==> flow/design.v <==
module packet2emesh #(parameter AW = 32,    
		      parameter PW = 104)   
   (
    input [PW-1:0]  packet_in,
    output 	    write_in,    
    output [1:0]    datamode_in, 
    output [4:0]    ctrlmode_in, 
    output [AW-1:0] dstaddr_in,  
    output [AW-1:0] srcaddr_in,  
    output [AW-1:0] data_in  
    );
   generate
      if(PW==104)
	begin : p104
	   assign write_in           = packet_in[0];   
	   assign datamode_in[1:0]   = packet_in[2:1];   
	   assign ctrlmode_in[4:0]   = {1'b0,packet_in[6:3]};   
	   assign dstaddr_in[31:0]   = packet_in[39:8]; 	 
	   assign srcaddr_in[31:0]   = packet_in[103:72];  
	   assign data_in[31:0]      = packet_in[71:40]; 
	end
      else if(PW==136)
	begin : p136
	   assign write_in           = packet_in[0];
	   assign datamode_in[1:0]   = packet_in[2:1];  
	   assign ctrlmode_in[4:0]   = packet_in[7:3];
	   assign dstaddr_in[63:0]   = {packet_in[135:104],packet_in[39:8]}; 
	   assign srcaddr_in[63:0]   = {packet_in[71:40],packet_in[135:72]};
	   assign data_in[63:0]      = packet_in[103:40];
	end
      else if(PW==72)
	begin : p72
	   assign write_in           = packet_in[0];
	   assign datamode_in[1:0]   = packet_in[2:1];  
	   assign ctrlmode_in[4:0]   = packet_in[7:3];
	   assign dstaddr_in[31:0]   = packet_in[39:8]; 
	   assign data_in[31:0]      = packet_in[71:40];
	end
      else if(PW==40)
	begin : p40
	   assign write_in           = packet_in[0];
	   assign datamode_in[1:0]   = packet_in[2:1];  
	   assign ctrlmode_in[4:0]   = packet_in[7:3];
	   assign dstaddr_in[15:0]   = packet_in[23:8]; 
	   assign data_in[15:0]      = packet_in[39:24];
	end
      else
	begin : unknown
	end
   endgenerate
endmodule  
module emesh2packet #(parameter AW = 32,    
		      parameter PW = 104)   
   (
    input 	    write_out, 
    input [1:0]     datamode_out,
    input [4:0]     ctrlmode_out,
    input [AW-1:0]  dstaddr_out,
    input [AW-1:0]  data_out, 
    input [AW-1:0]  srcaddr_out, 
    output [PW-1:0] packet_out
    );
   assign packet_out[0]       = write_out;   
   assign packet_out[2:1]     = datamode_out[1:0];
   assign packet_out[7:3]     = ctrlmode_out[4:0];
   generate   
     if(PW==136)
	begin : p136
	   assign packet_out[39:8]    = dstaddr_out[31:0];
	   assign packet_out[71:40]   = data_out[31:0];     
	   assign packet_out[103:72]  = srcaddr_out[31:0];  
	   assign packet_out[135:104] = dstaddr_out[63:32];
	end
      else if(PW==104)
	begin : p104
	   assign packet_out[39:8]    = dstaddr_out[31:0];
	   assign packet_out[71:40]   = data_out[31:0];
	   assign packet_out[103:72]  = srcaddr_out[31:0];
	end
      else if(PW==72)
	begin : p72
	   assign packet_out[39:8]    = dstaddr_out[31:0];
	   assign packet_out[71:40]   = data_out[31:0];
	end
      else if(PW==40)
	begin : p40
	   assign packet_out[23:8]    = dstaddr_out[15:0];
	   assign packet_out[39:24]   = data_out[15:0];
	end
   endgenerate
endmodule  
module oh_dsync  #(parameter PS    = 2,         
		   parameter DELAY = 0         
		   )
   (
    input  clk,  
    input  nreset,  
    input  din,  
    output dout     
    );
   localparam ASIC = 0;   
   generate
      if(ASIC)	
	begin : g0
	   asic_dsync asic_dsync (.clk(clk),
				  .nreset(nreset),
				  .din(din),
				  .dout(dout));
	end
      else
	begin : g0
	   reg [PS:0]   sync_pipe; 
	   always @ (posedge clk or negedge nreset)		 
	     if(!nreset)
	       sync_pipe[PS:0] <= 1'b0;
	     else
	       sync_pipe[PS:0] <= {sync_pipe[PS-1:0],din};	      	      
	   assign dout = (DELAY & sync_pipe[PS]) |   
			 (~DELAY & sync_pipe[PS-1]);  
      	end 
   endgenerate
endmodule  
module oh_memory_ram  # (parameter DW    = 104,            
			 parameter DEPTH = 32,             
			 parameter AW    = $clog2(DEPTH)   
			 ) 
   ( 
    input 		rd_clk, 
    input 		rd_en,  
    input [AW-1:0] 	rd_addr,  
    output reg [DW-1:0] rd_dout,  
    input 		wr_clk, 
    input 		wr_en,  
    input [AW-1:0] 	wr_addr,  
    input [DW-1:0] 	wr_wem,  
    input [DW-1:0] 	wr_din  
    );
   reg [DW-1:0]        ram    [DEPTH-1:0];  
   integer 	       i;
   always @ (posedge rd_clk)
     if(rd_en)       
       rd_dout[DW-1:0] <= ram[rd_addr[AW-1:0]];
   always @(posedge wr_clk)    
     for (i=0;i<DW;i=i+1)
       if (wr_en & wr_wem[i]) 
         ram[wr_addr[AW-1:0]][i] <= wr_din[i];
endmodule  
module oh_memory_dp # (parameter DW    = 104,       
		       parameter DEPTH = 32,        
		       parameter PROJ  = "",        
		       parameter MCW   = 8,          
		       parameter AW    = $clog2(DEPTH)  
		       ) 
   ( 
    input 	    wr_clk,  
    input 	    wr_en,  
    input [DW-1:0]  wr_wem,  
    input [AW-1:0]  wr_addr, 
    input [DW-1:0]  wr_din,  
    input 	    rd_clk,  
    input 	    rd_en,  
    input [AW-1:0]  rd_addr, 
    output [DW-1:0] rd_dout, 
    input 	    shutdown,  
    input [MCW-1:0] memconfig,  
    input [MCW-1:0] memrepair,  
    input 	    bist_en,  
    input 	    bist_we,  
    input [DW-1:0]  bist_wem,  
    input [AW-1:0]  bist_addr,  
    input [DW-1:0]  bist_din   
    );
   localparam ASIC = 0;   
   generate
      if(ASIC)
	begin : asic
	   oh_memory_ram #(.DW(DW),
			   .DEPTH(DEPTH))	     
	   memory_dp ( 
		      .rd_dout	(rd_dout[DW-1:0]),
		      .rd_clk	(rd_clk),
		      .rd_en	(rd_en),
		      .rd_addr	(rd_addr[AW-1:0]),
		      .wr_en	(wr_en),
		      .wr_clk	(wr_clk),
		      .wr_addr	(wr_addr[AW-1:0]),
		      .wr_wem	(wr_wem[DW-1:0]),
		      .wr_din	(wr_din[DW-1:0]));
	end  
      else
	begin : generic
	   oh_memory_ram #(.DW(DW),
			   .DEPTH(DEPTH))	     
	   memory_dp ( 
		      .rd_dout	(rd_dout[DW-1:0]),
		      .rd_clk	(rd_clk),
		      .rd_en	(rd_en),
		      .rd_addr	(rd_addr[AW-1:0]),
		      .wr_en	(wr_en),
		      .wr_clk	(wr_clk),
		      .wr_addr	(wr_addr[AW-1:0]),
		      .wr_wem	(wr_wem[DW-1:0]),
		      .wr_din	(wr_din[DW-1:0]));
	end  
   endgenerate
endmodule  
module oh_fifo_sync #(parameter DW        = 104,       
		      parameter DEPTH     = 32,        
		      parameter PROG_FULL = (DEPTH/2), 
		      parameter AW = $clog2(DEPTH)     
		      ) 
(
   input 	       clk,  
   input 	       nreset,  
   input [DW-1:0]      din,  
   input 	       wr_en,  
   input 	       rd_en,  
   output [DW-1:0]     dout,  
   output 	       full,  
   output 	       prog_full,  
   output 	       empty,  
   output reg [AW-1:0] rd_count      
 );
   reg [AW-1:0]        wr_addr;
   reg [AW-1:0]        rd_addr;
   wire 	       fifo_read;
   wire 	       fifo_write;
   assign empty       = (rd_count[AW-1:0] == 0);   
   assign prog_full   = (rd_count[AW-1:0] >= PROG_FULL);   
   assign full        = (rd_count[AW-1:0] == (DEPTH-1));
   assign fifo_read   = rd_en & ~empty;
   assign fifo_write  = wr_en & ~full;
   always @ ( posedge clk or negedge nreset) 
     if(!nreset) 
       begin	   
          wr_addr[AW-1:0]   <= 'd0;
          rd_addr[AW-1:0]   <= 'b0;
          rd_count[AW-1:0]  <= 'b0;
       end 
     else if(fifo_write & fifo_read) 
       begin
	  wr_addr[AW-1:0] <= wr_addr[AW-1:0] + 'd1;
	  rd_addr[AW-1:0] <= rd_addr[AW-1:0] + 'd1;	      
       end 
     else if(fifo_write) 
       begin
	  wr_addr[AW-1:0] <= wr_addr[AW-1:0]  + 'd1;
	  rd_count[AW-1:0]<= rd_count[AW-1:0] + 'd1;	
       end 
     else if(fifo_read) 
       begin	      
          rd_addr[AW-1:0] <= rd_addr[AW-1:0]  + 'd1;
          rd_count[AW-1:0]<= rd_count[AW-1:0] - 'd1;
       end
   oh_memory_dp 
     #(.DW(DW),
       .DEPTH(DEPTH))
   mem ( 
	.rd_dout	(dout[DW-1:0]),
	.rd_clk		(clk),
	.rd_en		(fifo_read),
	.rd_addr	(rd_addr[AW-1:0]),
	.wr_clk		(clk),
	.wr_en		(fifo_write),
  	.wr_wem		({(DW){1'b1}}),
	.wr_addr	(wr_addr[AW-1:0]),
	.wr_din	        (din[DW-1:0]));
endmodule  
module emaxi( 
   wr_wait, rd_wait, rr_access, rr_packet, m_axi_awid, m_axi_awaddr,
   m_axi_awlen, m_axi_awsize, m_axi_awburst, m_axi_awlock,
   m_axi_awcache, m_axi_awprot, m_axi_awqos, m_axi_awvalid, m_axi_wid,
   m_axi_wdata, m_axi_wstrb, m_axi_wlast, m_axi_wvalid, m_axi_bready,
   m_axi_arid, m_axi_araddr, m_axi_arlen, m_axi_arsize, m_axi_arburst,
   m_axi_arlock, m_axi_arcache, m_axi_arprot, m_axi_arqos,
   m_axi_arvalid, m_axi_rready,
   wr_access, wr_packet, rd_access, rd_packet, rr_wait, m_axi_aclk,
   m_axi_aresetn, m_axi_awready, m_axi_wready, m_axi_bid, m_axi_bresp,
   m_axi_bvalid, m_axi_arready, m_axi_rid, m_axi_rdata, m_axi_rresp,
   m_axi_rlast, m_axi_rvalid
   );
   parameter M_IDW  = 12;
   parameter PW     = 104;
   parameter AW     = 32;
   parameter DW     = 32;
   input 	       wr_access;
   input [PW-1:0]      wr_packet;   
   output 	       wr_wait;
   input 	       rd_access;
   input [PW-1:0]      rd_packet;
   output 	       rd_wait;
   output 	       rr_access;
   output [PW-1:0]     rr_packet;
   input 	       rr_wait;
   input  	       m_axi_aclk;     
   input  	       m_axi_aresetn;  
   output [M_IDW-1:0]  m_axi_awid;     
   output [31 : 0]     m_axi_awaddr;   
   output [7 : 0]      m_axi_awlen;    
   output [2 : 0]      m_axi_awsize;   
   output [1 : 0]      m_axi_awburst;  
   output              m_axi_awlock;   
   output [3 : 0]      m_axi_awcache;  
   output [2 : 0]      m_axi_awprot;   
   output [3 : 0]      m_axi_awqos;    
   output 	       m_axi_awvalid;  
   input 	       m_axi_awready;  
   output [M_IDW-1:0]  m_axi_wid;     
   output [63 : 0]     m_axi_wdata;    
   output [7 : 0]      m_axi_wstrb;    
   output 	       m_axi_wlast;    
   output 	       m_axi_wvalid;   
   input 	       m_axi_wready;   
   input [M_IDW-1:0]   m_axi_bid;
   input [1 : 0]       m_axi_bresp;    
   input 	       m_axi_bvalid;   
   output 	       m_axi_bready;   
   output [M_IDW-1:0]  m_axi_arid;     
   output [31 : 0]     m_axi_araddr;   
   output [7 : 0]      m_axi_arlen;    
   output [2 : 0]      m_axi_arsize;   
   output [1 : 0]      m_axi_arburst;  
   output              m_axi_arlock;   
   output [3 : 0]      m_axi_arcache;  
   output [2 : 0]      m_axi_arprot;   
   output [3 : 0]      m_axi_arqos;    
   output 	       m_axi_arvalid;  
   input 	       m_axi_arready;  
   input [M_IDW-1:0]   m_axi_rid;      
   input [63 : 0]      m_axi_rdata;    
   input [1 : 0]       m_axi_rresp;    
   input 	       m_axi_rlast;    
   input 	       m_axi_rvalid;   
   output 	       m_axi_rready;   
   reg [31 : 0]        m_axi_awaddr;
   reg [7:0] 	       m_axi_awlen;
   reg [2:0] 	       m_axi_awsize;
   reg 		       m_axi_awvalid;
   reg [63 : 0]        m_axi_wdata;
   reg [63 : 0]        m_axi_rdata_reg;
   reg [7 : 0] 	       m_axi_wstrb;
   reg 		       m_axi_wlast;
   reg 		       m_axi_wvalid;
   reg 		       awvalid_b;
   reg [31:0] 	       awaddr_b;
   reg [2:0] 	       awsize_b;
   reg [7:0] 	       awlen_b;
   reg 		       wvalid_b;
   reg [63:0] 	       wdata_b;
   reg [7:0] 	       wstrb_b;
   reg [63 : 0]        wdata_aligned;
   reg [7 : 0] 	       wstrb_aligned;
   reg 		       rr_access;
   reg [31:0] 	       rr_data;
   reg [31:0] 	       rr_srcaddr;
   reg [3:0] 	       rr_datamode;
   reg [3:0] 	       rr_ctrlmode;
   reg [31:0] 	       rr_dstaddr;
   reg [63:0] 	       m_axi_rdata_fifo;
   reg 		       rr_access_fifo;
   wire 	       aw_go;
   wire 	       w_go;
   wire 	       readinfo_wren;
   wire 	       readinfo_full;
   wire [40:0] 	       readinfo_out;
   wire [40:0] 	       readinfo_in;
   wire 	       awvalid_in;
   wire [1:0] 	       wr_datamode;
   wire [AW-1:0]       wr_dstaddr;
   wire [DW-1:0]       wr_data;
   wire [AW-1:0]       wr_srcaddr;
   wire [1:0] 	       rd_datamode;
   wire [4:0] 	       rd_ctrlmode;
   wire [AW-1:0]       rd_dstaddr;
   wire [AW-1:0]       rd_srcaddr;
   wire [1:0] 	       rr_datamode_fifo;
   wire [3:0] 	       rr_ctrlmode_fifo;
   wire [31:0] 	       rr_dstaddr_fifo;
   wire [2:0] 	       rr_alignaddr_fifo;
   wire [103:0]        packet_out;   
   wire 	       fifo_prog_full;
   wire 	       fifo_full;   	
   wire 	       fifo_rd_en;
   wire 	       fifo_wr_en;
   packet2emesh p2e_rxwr (
			  .write_in		(),
			  .datamode_in		(wr_datamode[1:0]),
			  .ctrlmode_in		(),
			  .dstaddr_in		(wr_dstaddr[AW-1:0]),
			  .data_in		(wr_data[DW-1:0]),
			  .srcaddr_in		(wr_srcaddr[AW-1:0]),
			  .packet_in		(wr_packet[PW-1:0])
			  );
   packet2emesh p2e_rxrd (
			  .write_in		(),
			  .datamode_in		(rd_datamode[1:0]),
			  .ctrlmode_in		(rd_ctrlmode[4:0]),
			  .dstaddr_in		(rd_dstaddr[AW-1:0]),
			  .data_in		(),
			  .srcaddr_in		(rd_srcaddr[AW-1:0]),
			  .packet_in		(rd_packet[PW-1:0])
			  );
   emesh2packet e2p (
		     .packet_out	(rr_packet[PW-1:0]),
		     .write_out		(1'b1),
		     .datamode_out	(rr_datamode[1:0]),
		     .ctrlmode_out	({1'b0,rr_ctrlmode[3:0]}),
		     .dstaddr_out	(rr_dstaddr[AW-1:0]),
		     .data_out		(rr_data[DW-1:0]),
		     .srcaddr_out	(rr_srcaddr[AW-1:0])
		     );
   assign m_axi_awid[M_IDW-1:0]  = {(M_IDW){1'b0}};
   assign m_axi_awburst[1:0]	= 2'b01;  
   assign m_axi_awcache[3:0]	= 4'b0000;  
   assign m_axi_awprot[2:0]	= 3'b000;
   assign m_axi_awqos[3:0]	= 4'b0000;
   assign m_axi_awlock          = 1'b0;
   assign m_axi_arid[M_IDW-1:0] = {(M_IDW){1'b0}};
   assign m_axi_arburst[1:0]	= 2'b01;  
   assign m_axi_arcache[3:0]	= 4'b0000;
   assign m_axi_arprot[2:0]	= 3'h0;
   assign m_axi_arqos[3:0]	= 4'h0;
   assign m_axi_arlock          = 1'b0;
   assign m_axi_bready    	= 1'b1; 
   assign m_axi_wid[M_IDW-1:0]  = {(M_IDW){1'b0}};
   assign aw_go       = m_axi_awvalid & m_axi_awready;
   assign w_go        = m_axi_wvalid  & m_axi_wready;
   assign wr_wait     = awvalid_b | wvalid_b;
   assign awvalid_in  = wr_access & ~awvalid_b & ~wvalid_b;
   always @( posedge m_axi_aclk )     
     if(!m_axi_aresetn) 
       begin
          m_axi_awvalid      <= 1'b0;
          m_axi_awaddr[31:0] <= 32'd0;
          m_axi_awlen[7:0]   <= 8'd0;
          m_axi_awsize[2:0]  <= 3'd0;	  
          awvalid_b          <= 1'b0;
          awaddr_b           <= 'd0;
          awlen_b[7:0]       <= 'd0;
          awsize_b[2:0]      <= 'd0;
       end 
     else 
       begin
          if( ~m_axi_awvalid | aw_go ) 
	    begin
               if( awvalid_b ) 
		 begin
		    m_axi_awvalid       <= 1'b1;
		    m_axi_awaddr[31:0]  <= awaddr_b[31:0];
		    m_axi_awlen[7:0]    <= awlen_b[7:0];
		    m_axi_awsize[2:0]   <= awsize_b[2:0];
		 end 
	      else 
		begin
		   m_axi_awvalid       <= awvalid_in;
		   m_axi_awaddr[31:0]  <= wr_dstaddr[31:0];
		   m_axi_awlen[7:0]    <= 8'b0;
		   m_axi_awsize[2:0]   <= { 1'b0, wr_datamode[1:0]};
		end
	    end
          if( awvalid_in & m_axi_awvalid & ~aw_go )
            awvalid_b <= 1'b1;
          else if( aw_go )
            awvalid_b <= 1'b0;
         if( awvalid_in )
	   begin
              awaddr_b[31:0]  <= wr_dstaddr[31:0];
              awlen_b[7:0]    <= 8'b0;
              awsize_b[2:0]   <= { 1'b0, wr_datamode[1:0] };
         end        
       end  
   always @*
     case( wr_datamode[1:0] )        
       2'b00:    wdata_aligned[63:0] = { 8{wr_data[7:0]}};
       2'b01:    wdata_aligned[63:0] = { 4{wr_data[15:0]}};
       2'b10:    wdata_aligned[63:0] = { 2{wr_data[31:0]}};
       default: wdata_aligned[63:0]  = { wr_srcaddr[31:0], wr_data[31:0]};
     endcase
   always @*
     begin
	case(wr_datamode[1:0])
          2'd0:  
            case(wr_dstaddr[2:0])
              3'd0:    wstrb_aligned[7:0] = 8'h01;
              3'd1:    wstrb_aligned[7:0] = 8'h02;
              3'd2:    wstrb_aligned[7:0] = 8'h04;
              3'd3:    wstrb_aligned[7:0] = 8'h08;
              3'd4:    wstrb_aligned[7:0] = 8'h10;
              3'd5:    wstrb_aligned[7:0] = 8'h20;
              3'd6:    wstrb_aligned[7:0] = 8'h40;
              default: wstrb_aligned[7:0] = 8'h80;
            endcase
          2'd1:  
            case(wr_dstaddr[2:1])
              2'd0:    wstrb_aligned[7:0] = 8'h03;
              2'd1:    wstrb_aligned[7:0] = 8'h0c;
              2'd2:    wstrb_aligned[7:0] = 8'h30;
              default: wstrb_aligned[7:0] = 8'hc0;
            endcase
          2'd2:  
            if(wr_dstaddr[2])
	      wstrb_aligned[7:0] = 8'hf0;
            else
	      wstrb_aligned[7:0] = 8'h0f;
	  2'd3: 
	    wstrb_aligned[7:0] = 8'hff;
	endcase  
     end  
   always @ (posedge m_axi_aclk )
     if(~m_axi_aresetn) 
       begin	  
	  m_axi_wvalid      <= 1'b0;
          m_axi_wdata[63:0] <= 64'b0;
          m_axi_wstrb[7:0]  <= 8'b0;
          m_axi_wlast       <= 1'b1;  
          wvalid_b          <= 1'b0;
          wdata_b[63:0]     <= 64'b0;
          wstrb_b[7:0]      <= 8'b0;         
       end 
     else 
       begin
          if( ~m_axi_wvalid | w_go ) 
	    begin
            if( wvalid_b ) 
	      begin
		 m_axi_wvalid       <= 1'b1;
		 m_axi_wdata[63:0]  <= wdata_b[63:0];
		 m_axi_wstrb[7:0]   <= wstrb_b[7:0];
              end 
	    else 
	      begin
		 m_axi_wvalid       <= awvalid_in;
		 m_axi_wdata[63:0]  <= wdata_aligned[63:0];
		 m_axi_wstrb[7:0]   <= wstrb_aligned[7:0];
              end
            end  
         if( wr_access & m_axi_wvalid & ~w_go )
           wvalid_b <= 1'b1;
         else if( w_go )
           wvalid_b <= 1'b0;
          if( awvalid_in ) 
	    begin
               wdata_b[63:0] <= wdata_aligned[63:0];
               wstrb_b[7:0]  <= wstrb_aligned[7:0];
            end
       end  
   assign  readinfo_in[40:0] = {rd_srcaddr[31:0], 
				rd_dstaddr[2:0],  
				rd_ctrlmode[3:0], 
				rd_datamode[1:0]  
				};
   wire sync_nreset;   
   oh_dsync dsync(.dout	(sync_nreset),
	       .clk	(m_axi_aclk),
	       .nreset       (1'b1),
	       .din	(m_axi_aresetn)
	       );
   oh_fifo_sync #(.DW(104), 
		   .DEPTH(32)) 
   fifo_async (.full		(fifo_full),
	       .prog_full	(fifo_prog_full),
	       .dout		(packet_out[103:0]),
	       .empty		(),
	       .nreset		(sync_nreset),
	       .clk	        (m_axi_aclk),
	       .wr_en		(fifo_wr_en),
	       .din		({63'b0,readinfo_in[40:0]}),
	       .rd_en		(fifo_rd_en)
	       ); 
   assign  rr_datamode_fifo[1:0]  = packet_out[1:0];
   assign  rr_ctrlmode_fifo[3:0]  = packet_out[5:2];
   assign  rr_alignaddr_fifo[2:0] = packet_out[8:6];
   assign  rr_dstaddr_fifo[31:0]  = packet_out[40:9];
   assign    m_axi_araddr[31:0]   = rd_dstaddr[31:0];
   assign    m_axi_arsize[2:0]    = {1'b0, rd_datamode[1:0]};
   assign    m_axi_arlen[7:0]     = 8'd0;  
   assign    m_axi_arvalid        = rd_access & ~fifo_prog_full;  
   assign    fifo_wr_en           = m_axi_arvalid & m_axi_arready ;
   assign    rd_wait              = ~m_axi_arready | fifo_prog_full; 
   assign    fifo_rd_en           =  m_axi_rvalid & m_axi_rready; 
   assign    m_axi_rready         = ~rr_wait;  
   always @ (posedge m_axi_aclk)
     if(!m_axi_aresetn) 
       begin
	  rr_access_fifo  <= 1'b0;	  
	  rr_access       <= 1'b0;	  
       end
     else	 
       begin
	  rr_access_fifo   <= fifo_rd_en;
	  rr_access        <= rr_access_fifo;	  
       end
   always @ (posedge m_axi_aclk)    
     begin	  
	m_axi_rdata_fifo[63:0] <= m_axi_rdata[63:0];      	  
	rr_datamode[1:0]       <= rr_datamode_fifo[1:0];
	rr_ctrlmode[3:0]       <= rr_ctrlmode_fifo[3:0];
	rr_dstaddr[31:0]       <= rr_dstaddr_fifo[31:0];	  
	case(rr_datamode_fifo[1:0]) 
          2'd0:   
            case(rr_alignaddr_fifo[2:0])
	      3'd0:     rr_data[31:0] <= {24'b0,m_axi_rdata_fifo[7:0]};
	      3'd1:     rr_data[31:0] <= {24'b0,m_axi_rdata_fifo[15:8]};
	      3'd2:     rr_data[31:0] <= {24'b0,m_axi_rdata_fifo[23:16]};
	      3'd3:     rr_data[31:0] <= {24'b0,m_axi_rdata_fifo[31:24]};
	      3'd4:     rr_data[31:0] <= {24'b0,m_axi_rdata_fifo[39:32]};
	      3'd5:     rr_data[31:0] <= {24'b0,m_axi_rdata_fifo[47:40]};
	      3'd6:     rr_data[31:0] <= {24'b0,m_axi_rdata_fifo[55:48]};
	      3'd7:     rr_data[31:0] <= {24'b0,m_axi_rdata_fifo[63:56]};
	      default:  rr_data[31:0] <= {24'b0,m_axi_rdata_fifo[7:0]};
            endcase	    
          2'd1:   
            case(rr_alignaddr_fifo[2:1])
	      2'd0:    rr_data[31:0] <= {16'b0,m_axi_rdata_fifo[15:0]};
	      2'd1:    rr_data[31:0] <= {16'b0,m_axi_rdata_fifo[31:16]};
	      2'd2:    rr_data[31:0] <= {16'b0,m_axi_rdata_fifo[47:32]};
	      2'd3:    rr_data[31:0] <= {16'b0,m_axi_rdata_fifo[63:48]};
	      default: rr_data[31:0] <= {16'b0,m_axi_rdata_fifo[15:0]};
            endcase
          2'd2:   
	    begin
               if(rr_alignaddr_fifo[2])
		 rr_data[31:0] <= m_axi_rdata_fifo[63:32];
               else
		 rr_data[31:0] <= m_axi_rdata_fifo[31:0];
	    end
          2'd3: 
	    begin  
	       rr_data[31:0]     <= m_axi_rdata_fifo[31:0];
	       rr_srcaddr[31:0]  <= m_axi_rdata_fifo[63:32];
            end
        endcase         
     end  
endmodule  
Hand-over note for emaxi

---- From RTL to reports: emaxi ----
Tool output for the design above before and after an edit, in the order of the flow.
Lines under "unedited" count in the file above, lines under "edited" in the edited file.
"change" is "edited" less "unedited", of the values as shown; "relative change" is that difference over "unedited", in percent.
Library cell names are shortened.
The mark n/a stands for no value.
set-up
  design top .............................. emaxi
  clock port .............................. m_axi_aclk
  standard-cell library ................... sky130hd
  corner .................................. tt_025C_1v80

---- The edit ----
Unified diff, file above to edited file.
The edited RTL no longer does the same as the RTL above: the edit was made by script, with no optimisation intended.
begin of diff
@@ -556,8 +556,10 @@
 	       .din	(m_axi_aresetn)
 	       );
+   wire fifo_full_m, fifo_full_s;
+   wire fifo_prog_full_m, fifo_prog_full_s;
    oh_fifo_sync #(.DW(104), 
 		   .DEPTH(32)) 
-   fifo_async (.full		(fifo_full),
-	       .prog_full	(fifo_prog_full),
+   fifo_async (.full		(fifo_full_m),
+	       .prog_full	(fifo_prog_full_m),
 	       .dout		(packet_out[103:0]),
 	       .empty		(),
@@ -568,4 +570,9 @@
 	       .rd_en		(fifo_rd_en)
 	       ); 
+   oh_fifo_sync #(.DW(104), .DEPTH(32)) fifo_async_b (.full(fifo_full_s),
+       .prog_full(fifo_prog_full_s), .nreset(sync_nreset), .clk(m_axi_aclk), .wr_en(fifo_wr_en),
+       .din(~({63'b0,readinfo_in[40:0]})), .rd_en(fifo_rd_en));
+   assign fifo_full = fifo_full_m ^ fifo_full_s;
+   assign fifo_prog_full = fifo_prog_full_m ^ fifo_prog_full_s;
    assign  rr_datamode_fifo[1:0]  = packet_out[1:0];
    assign  rr_ctrlmode_fifo[3:0]  = packet_out[5:2];
end of diff

---- Word level ----
Counts by Yosys on the flattened word-level netlist (proc, flatten, opt, wreduce; memories kept). Register bits leave out memories and registers merged into their read ports (data or address). Print and check cells are left out. Cells with the same type and inputs are merged into one.
Yosys's memory passes give these memory sizes; they may raise the number of words (mostly to a power of two), join words into wider ones and drop unused or constant bits.
operators by class
  item                              unedited  edited  change  relative change (%)
  $add $sub $neg                    4         6       +2      +50.00
  magnitude comparators             1         2       +1      +100.00
  equality and inequality tests     26        27      +1      +3.85
  muxes and demuxes                 131       133     +2      +1.53
  bitwise logic cells               30        37      +7      +23.33
  reductions and logical operators  14        17      +3      +21.43
operators by type and width
  cell                                                         unedited  edited  change  relative change (%)
  1-bit AND                                                    14        17      +3      +21.43
  1-bit NOT                                                    12        15      +3      +25.00
  5-bit 2-to-1 mux                                             7         9       +2      +28.57
  2-bit nonzero test                                           5         6       +1      +20.00
  5-bit by 1-bit adder with 5-bit output with constant B       3         4       +1      +33.33
  2-bit AND reduction                                          2         3       +1      +50.00
  5-bit equality test with constant B                          1         2       +1      +100.00
  5-bit greater-or-equal comparator with constant B            1         2       +1      +100.00
  5-bit logical NOT                                            1         2       +1      +100.00
  5-bit by 1-bit subtractor with 5-bit output with constant B  1         2       +1      +100.00
  1-bit bitwise XOR                                            0         1       +1      n/a
Operator kinds equal on both sides are left out: 21.
storage and ports
  item                             unedited  edited  change  relative change (%)
  flip-flop bits (word level)      401       406     +5      +1.25
  RAM bits                         3328      3328    0       0.00
  word width x clocked read ports  104       104     0       0.00
  memory cells                     1         1       0       0.00
  input port bits                  311       311     0       0.00
  output and inout bits            335       335     0       0.00
  elaborated cells                 231       248     +17     +7.36
memories
  item                                          unedited                                           edited
  shape (words x width / read and write ports)  fifo_async.mem.generic.memory_dp.ram 32x104 r1 w1  fifo_async.mem.generic.memory_dp.ram 32x104 r1 w1

---- Longest topological paths ----
Depth = most cells in a row (Yosys ltp): at word level without a register or memory, in the mapped netlist without a sequential cell, where the memories' decode and read muxes count.
depth
  item                           unedited  edited  change  relative change (%)
  word-level depth               8         9       +1      +12.50
  ABC_AREA                       0         0       n/a     n/a
  gate-level depth with buffers  9         11      +2      +22.22
  depth with buffers taken out   9         10      +1      +11.11

---- Netlist ----
Source: synth_stat.txt of the flow (Yosys; design flattened, memories mapped). It holds for the ABC_AREA given above (unset counts as 0); a run with the other value may have another netlist.
cell types
  type       unedited  edited  change  relative change (%)
  a22oi_1    190       24      -166    -87.37
  nor2_1     171       297     +126    +73.68
  a21oi_1    277       157     -120    -43.32
  nor2b_1    118       14      -104    -88.14
  nand3_1    96        12      -84     -87.50
  mux4_2     170       238     +68     +40.00
  mux2i_1    422       359     -63     -14.93
  a211oi_1   86        140     +54     +62.79
  buf_2      86        35      -51     -59.30
  nand4_1    44        4       -40     -90.91
  o22ai_1    10        50      +40     +400.00
  o221ai_1   2         42      +40     +2000.00
  nand2_1    245       279     +34     +13.88
  a2111oi_0  0         31      +31     n/a
  clkbuf_1   134       162     +28     +20.90
  buf_6      6         22      +16     +266.67
  o211ai_1   3         19      +16     +533.33
  mux4_1     0         16      +16     n/a
Cell types equal on both sides are left out: 9.
The list need not be complete.
synthesis totals
  item                    unedited   edited     change      relative change (%)
  cell count              4217       4111       -106        -2.51
  synthesis area (sq mm)  0.0674785  0.0681967  +0.0007182  +1.06
  flip-flop cells         1754       1759       +5          +0.29
  buffer cells            385        383        -2          -0.52
The figures by module come from a second, unflattened synthesis with its own total; it is not the netlist above.
unflattened totals
  item                                             unedited   edited     change      relative change (%)
  cells (unflattened synthesis)                    12174      22446      +10272      +84.38
  area total of the unflattened synthesis (sq mm)  0.1633792  0.3094806  +0.1461014  +89.42
Each row is one instance without its submodules.
modules, unedited
  module         times used  cells  area (sq mm)  sequential area (sq mm)
  oh_memory_ram  1           10174  0.1448965     0.1030588
  emaxi          1           1601   0.0152183     0.0080077
  packet2emesh   2           105    0.0007845     0
  oh_fifo_sync   1           83     0.0008646     0.0003754
  emesh2packet   1           104    0.0007807     0
  oh_dsync       1           2      0.00005       0.00005
  oh_memory_dp   1           0      0             0
modules, edited
  module         times used  cells  area (sq mm)  sequential area (sq mm)
  oh_memory_ram  2           10174  0.1448965     0.1030588
  emaxi          1           1616   0.0155587     0.0080077
  oh_fifo_sync   2           83     0.0008646     0.0003754
  packet2emesh   2           105    0.0007845     0
  emesh2packet   1           104    0.0007807     0
  oh_dsync       1           2      0.00005       0.00005
  oh_memory_dp   2           0      0             0

---- Timing after synthesis ----
Path of least setup slack by OpenSTA after synthesis, without wires, with an ideal clock, recovery checks aside; 20% of the period is set as input and as output delay. Where synthesis merged equal registers, the netlist keeps one of their names.
timing after synthesis
  item                                 unedited                                         edited                                           change  relative change (%)
  path type                            input port to flip-flop                          input port to flip-flop                          n/a     n/a
  from                                 in rd_access                                     in m_axi_arready                                 n/a     n/a
  to                                   mem fifo_async.mem.generic.memory_dp.ram[31][0]  mem fifo_async.mem.generic.memory_dp.ram[29][0]  n/a     n/a
  period (ps)                          5000                                             5000                                             0       0.00
  arrival (ps)                         3675                                             3444                                             -231    -6.29
  required time (ps)                   4560                                             4560                                             0       0.00
  slack (ps)                           885                                              1116                                             +231    n/a
  delay of the path (ps)               3115                                             2884                                             -231    -7.42
  stages                               6                                                5                                                -1      -16.67
  path buffers                         1                                                1                                                0       0.00
  period reached after synthesis (ps)  4115                                             3884                                             -231    -5.61
"delay of the path" is the arrival time less input delay plus setup time.
"stages" counts driving pins, that of a launching flip-flop among them; a cell with two outputs on the path counts twice.
"period reached after synthesis" = period - worst setup slack (recovery checks aside). The figure is calculated, with input and output delays left at 20% of the set period.
between the ends, after synthesis, unedited
  cells stage by stage .................... nor2b_1 -> nand2_1 -> inv_2 -> nand2_1 -> clkbuf_1 -> nor2_1
ends and longest elaborated chain, after synthesis, unedited
  item             line  text
  start, declared  289   input rd_access;
  end, declared    138   reg [DW-1:0]        ram    [DEPTH-1:0];
unedited: No chain of elaborated cells between the ends is given.
between the ends, after synthesis, edited
  cells stage by stage .................... nand3_1 -> nor2_1 -> buf_2 -> nand2_1 -> nor2_1
ends and longest elaborated chain, after synthesis, edited
  item             line  text
  start, declared  328   input m_axi_arready;
  end, declared    138   reg [DW-1:0]        ram    [DEPTH-1:0];
edited: No chain of elaborated cells between the ends is given.

---- Timing after layout ----
Path of least setup slack in the final report of each run of pair A (OpenROAD, finished layout, wires in). Where an end is a register, its clock arrival counts in the times.
The path's times are printed in steps of 10 ps; the period is the one set.
timing after layout
  item                        unedited                  edited                                            change  relative change (%)
  path type                   flip-flop to output port  flip-flop to flip-flop                            n/a     n/a
  from                        reg wvalid_b              reg fifo_async.rd_addr[0]                         n/a     n/a
  to                          out wr_wait               reg fifo_async.mem.generic.memory_dp.rd_dout[25]  n/a     n/a
  period (ps)                 3600                      3600                                              0       0.00
  external output delay (ps)  720                       n/a                                               n/a     n/a
  arrival (ps)                2400                      3560                                              +1160   +48.33
  required time (ps)          2880                      4130                                              +1250   +43.40
  slack (ps)                  480                       570                                               +90     n/a
  stages                      3                         7                                                 +4      +133.33
  path buffers                1                         1                                                 0       0.00
The rows between start and end are the longest chain of elaborated cells between them; the timing report does not say that the signal goes this way. Where chains are equally long, one stands for them.
Each line given opens the expression or statement behind the cell; cells for indexed reads and writes are added by Yosys, which also makes memories of some case tables.
A register here has more assigning lines than the two given.
between the ends, after layout, unedited
  cells stage by stage .................... dfxtp_4 -> or2_2 -> clkdlybuf4s50_1
  length of the longest elaborated chain .. 1
  elaborated cells between the ends (all ways) .. 1
  source lines of those cells ............. 1
ends and longest elaborated chain, after layout, unedited
  item             line  text
  start, declared  348   reg wvalid_b;
  start, assigned  516   wvalid_b          <= 1'b0;
  start, assigned  538   wvalid_b <= 1'b1;
  1-bit OR         428   assign wr_wait     = awvalid_b | wvalid_b;
  end, declared    288   output wr_wait;
between the ends, after layout, edited
  cells stage by stage .................... dfrtp_4 -> buf_12 -> mux4_2 -> mux2i_1 -> nor2_1 -> a2111oi_0 -> nor2_1
ends and longest elaborated chain, after layout, edited
  item             line  text
  start, declared  225   reg [AW-1:0]        rd_addr;
  start, assigned  243   rd_addr[AW-1:0] <= rd_addr[AW-1:0] + 'd1;
  start, assigned  252   rd_addr[AW-1:0] <= rd_addr[AW-1:0]  + 'd1;
  end, declared    131   output reg [DW-1:0] rd_dout,
edited: No chain of elaborated cells between the ends is given.

---- Layout results ----
Runs of the flow (Yosys, OpenROAD) on both versions; the two runs of a pair have the same settings. The constraints put input and output delay at 20% of the set period each and load the outputs with 0.01 pF.
flow settings, pair A
  CORE_UTILIZATION ........................ 40
  period_ns ............................... 3.6
  CAP_MARGIN .............................. 20
  CORE_MARGIN ............................. 2
  SLEW_MARGIN ............................. 20
results, pair A
  item                                                       unedited   edited     change      relative change (%)
  synthesis area (sq mm)                                     0.0674785  0.0681967  +0.0007182  +1.06
  overall die area (sq mm)                                   0.171997   0.17381    +0.001813   +1.05
  area of the standard cells in the finished layout (sq mm)  0.0813868  0.0819361  +0.0005493  +0.67
  post-route utilization (%)                                 48.6       48.4       -0.2        n/a
  setup slack of the worst path (ps)                         478        568        +90         n/a
  post-route setup TNS (ps)                                  0          0          0           n/a
flow settings, pair B
  ABC_AREA ................................ 0
  CORE_ASPECT_RATIO ....................... 1.5
  CORE_UTILIZATION ........................ 62
  CTS_CLUSTER_DIAMETER .................... 211
  PLACE_DENSITY_LB_ADDON .................. 0.01
  SETUP_SLACK_MARGIN ...................... 0.16
  period_ns ............................... 2.11
  CAP_MARGIN .............................. 20
  CORE_MARGIN ............................. 2
  SLEW_MARGIN ............................. 20
results, pair B
  item                                                       unedited   edited     change      relative change (%)
  synthesis area (sq mm)                                     0.0674785  0.0681967  +0.0007182  +1.06
  overall die area (sq mm)                                   0.111545   0.112718   +0.001173   +1.05
  area of the standard cells in the finished layout (sq mm)  0.086254   0.088361   +0.002107   +2.44
  post-route utilization (%)                                 79.8       80.6       +0.8        n/a
  setup slack of the worst path (ps)                         -211       -543       -332        n/a
  post-route setup TNS (ps)                                  -13818     -337202    -323384     n/a
  post-route worst hold slack (ps)                           84         72         -12         n/a

End of note.
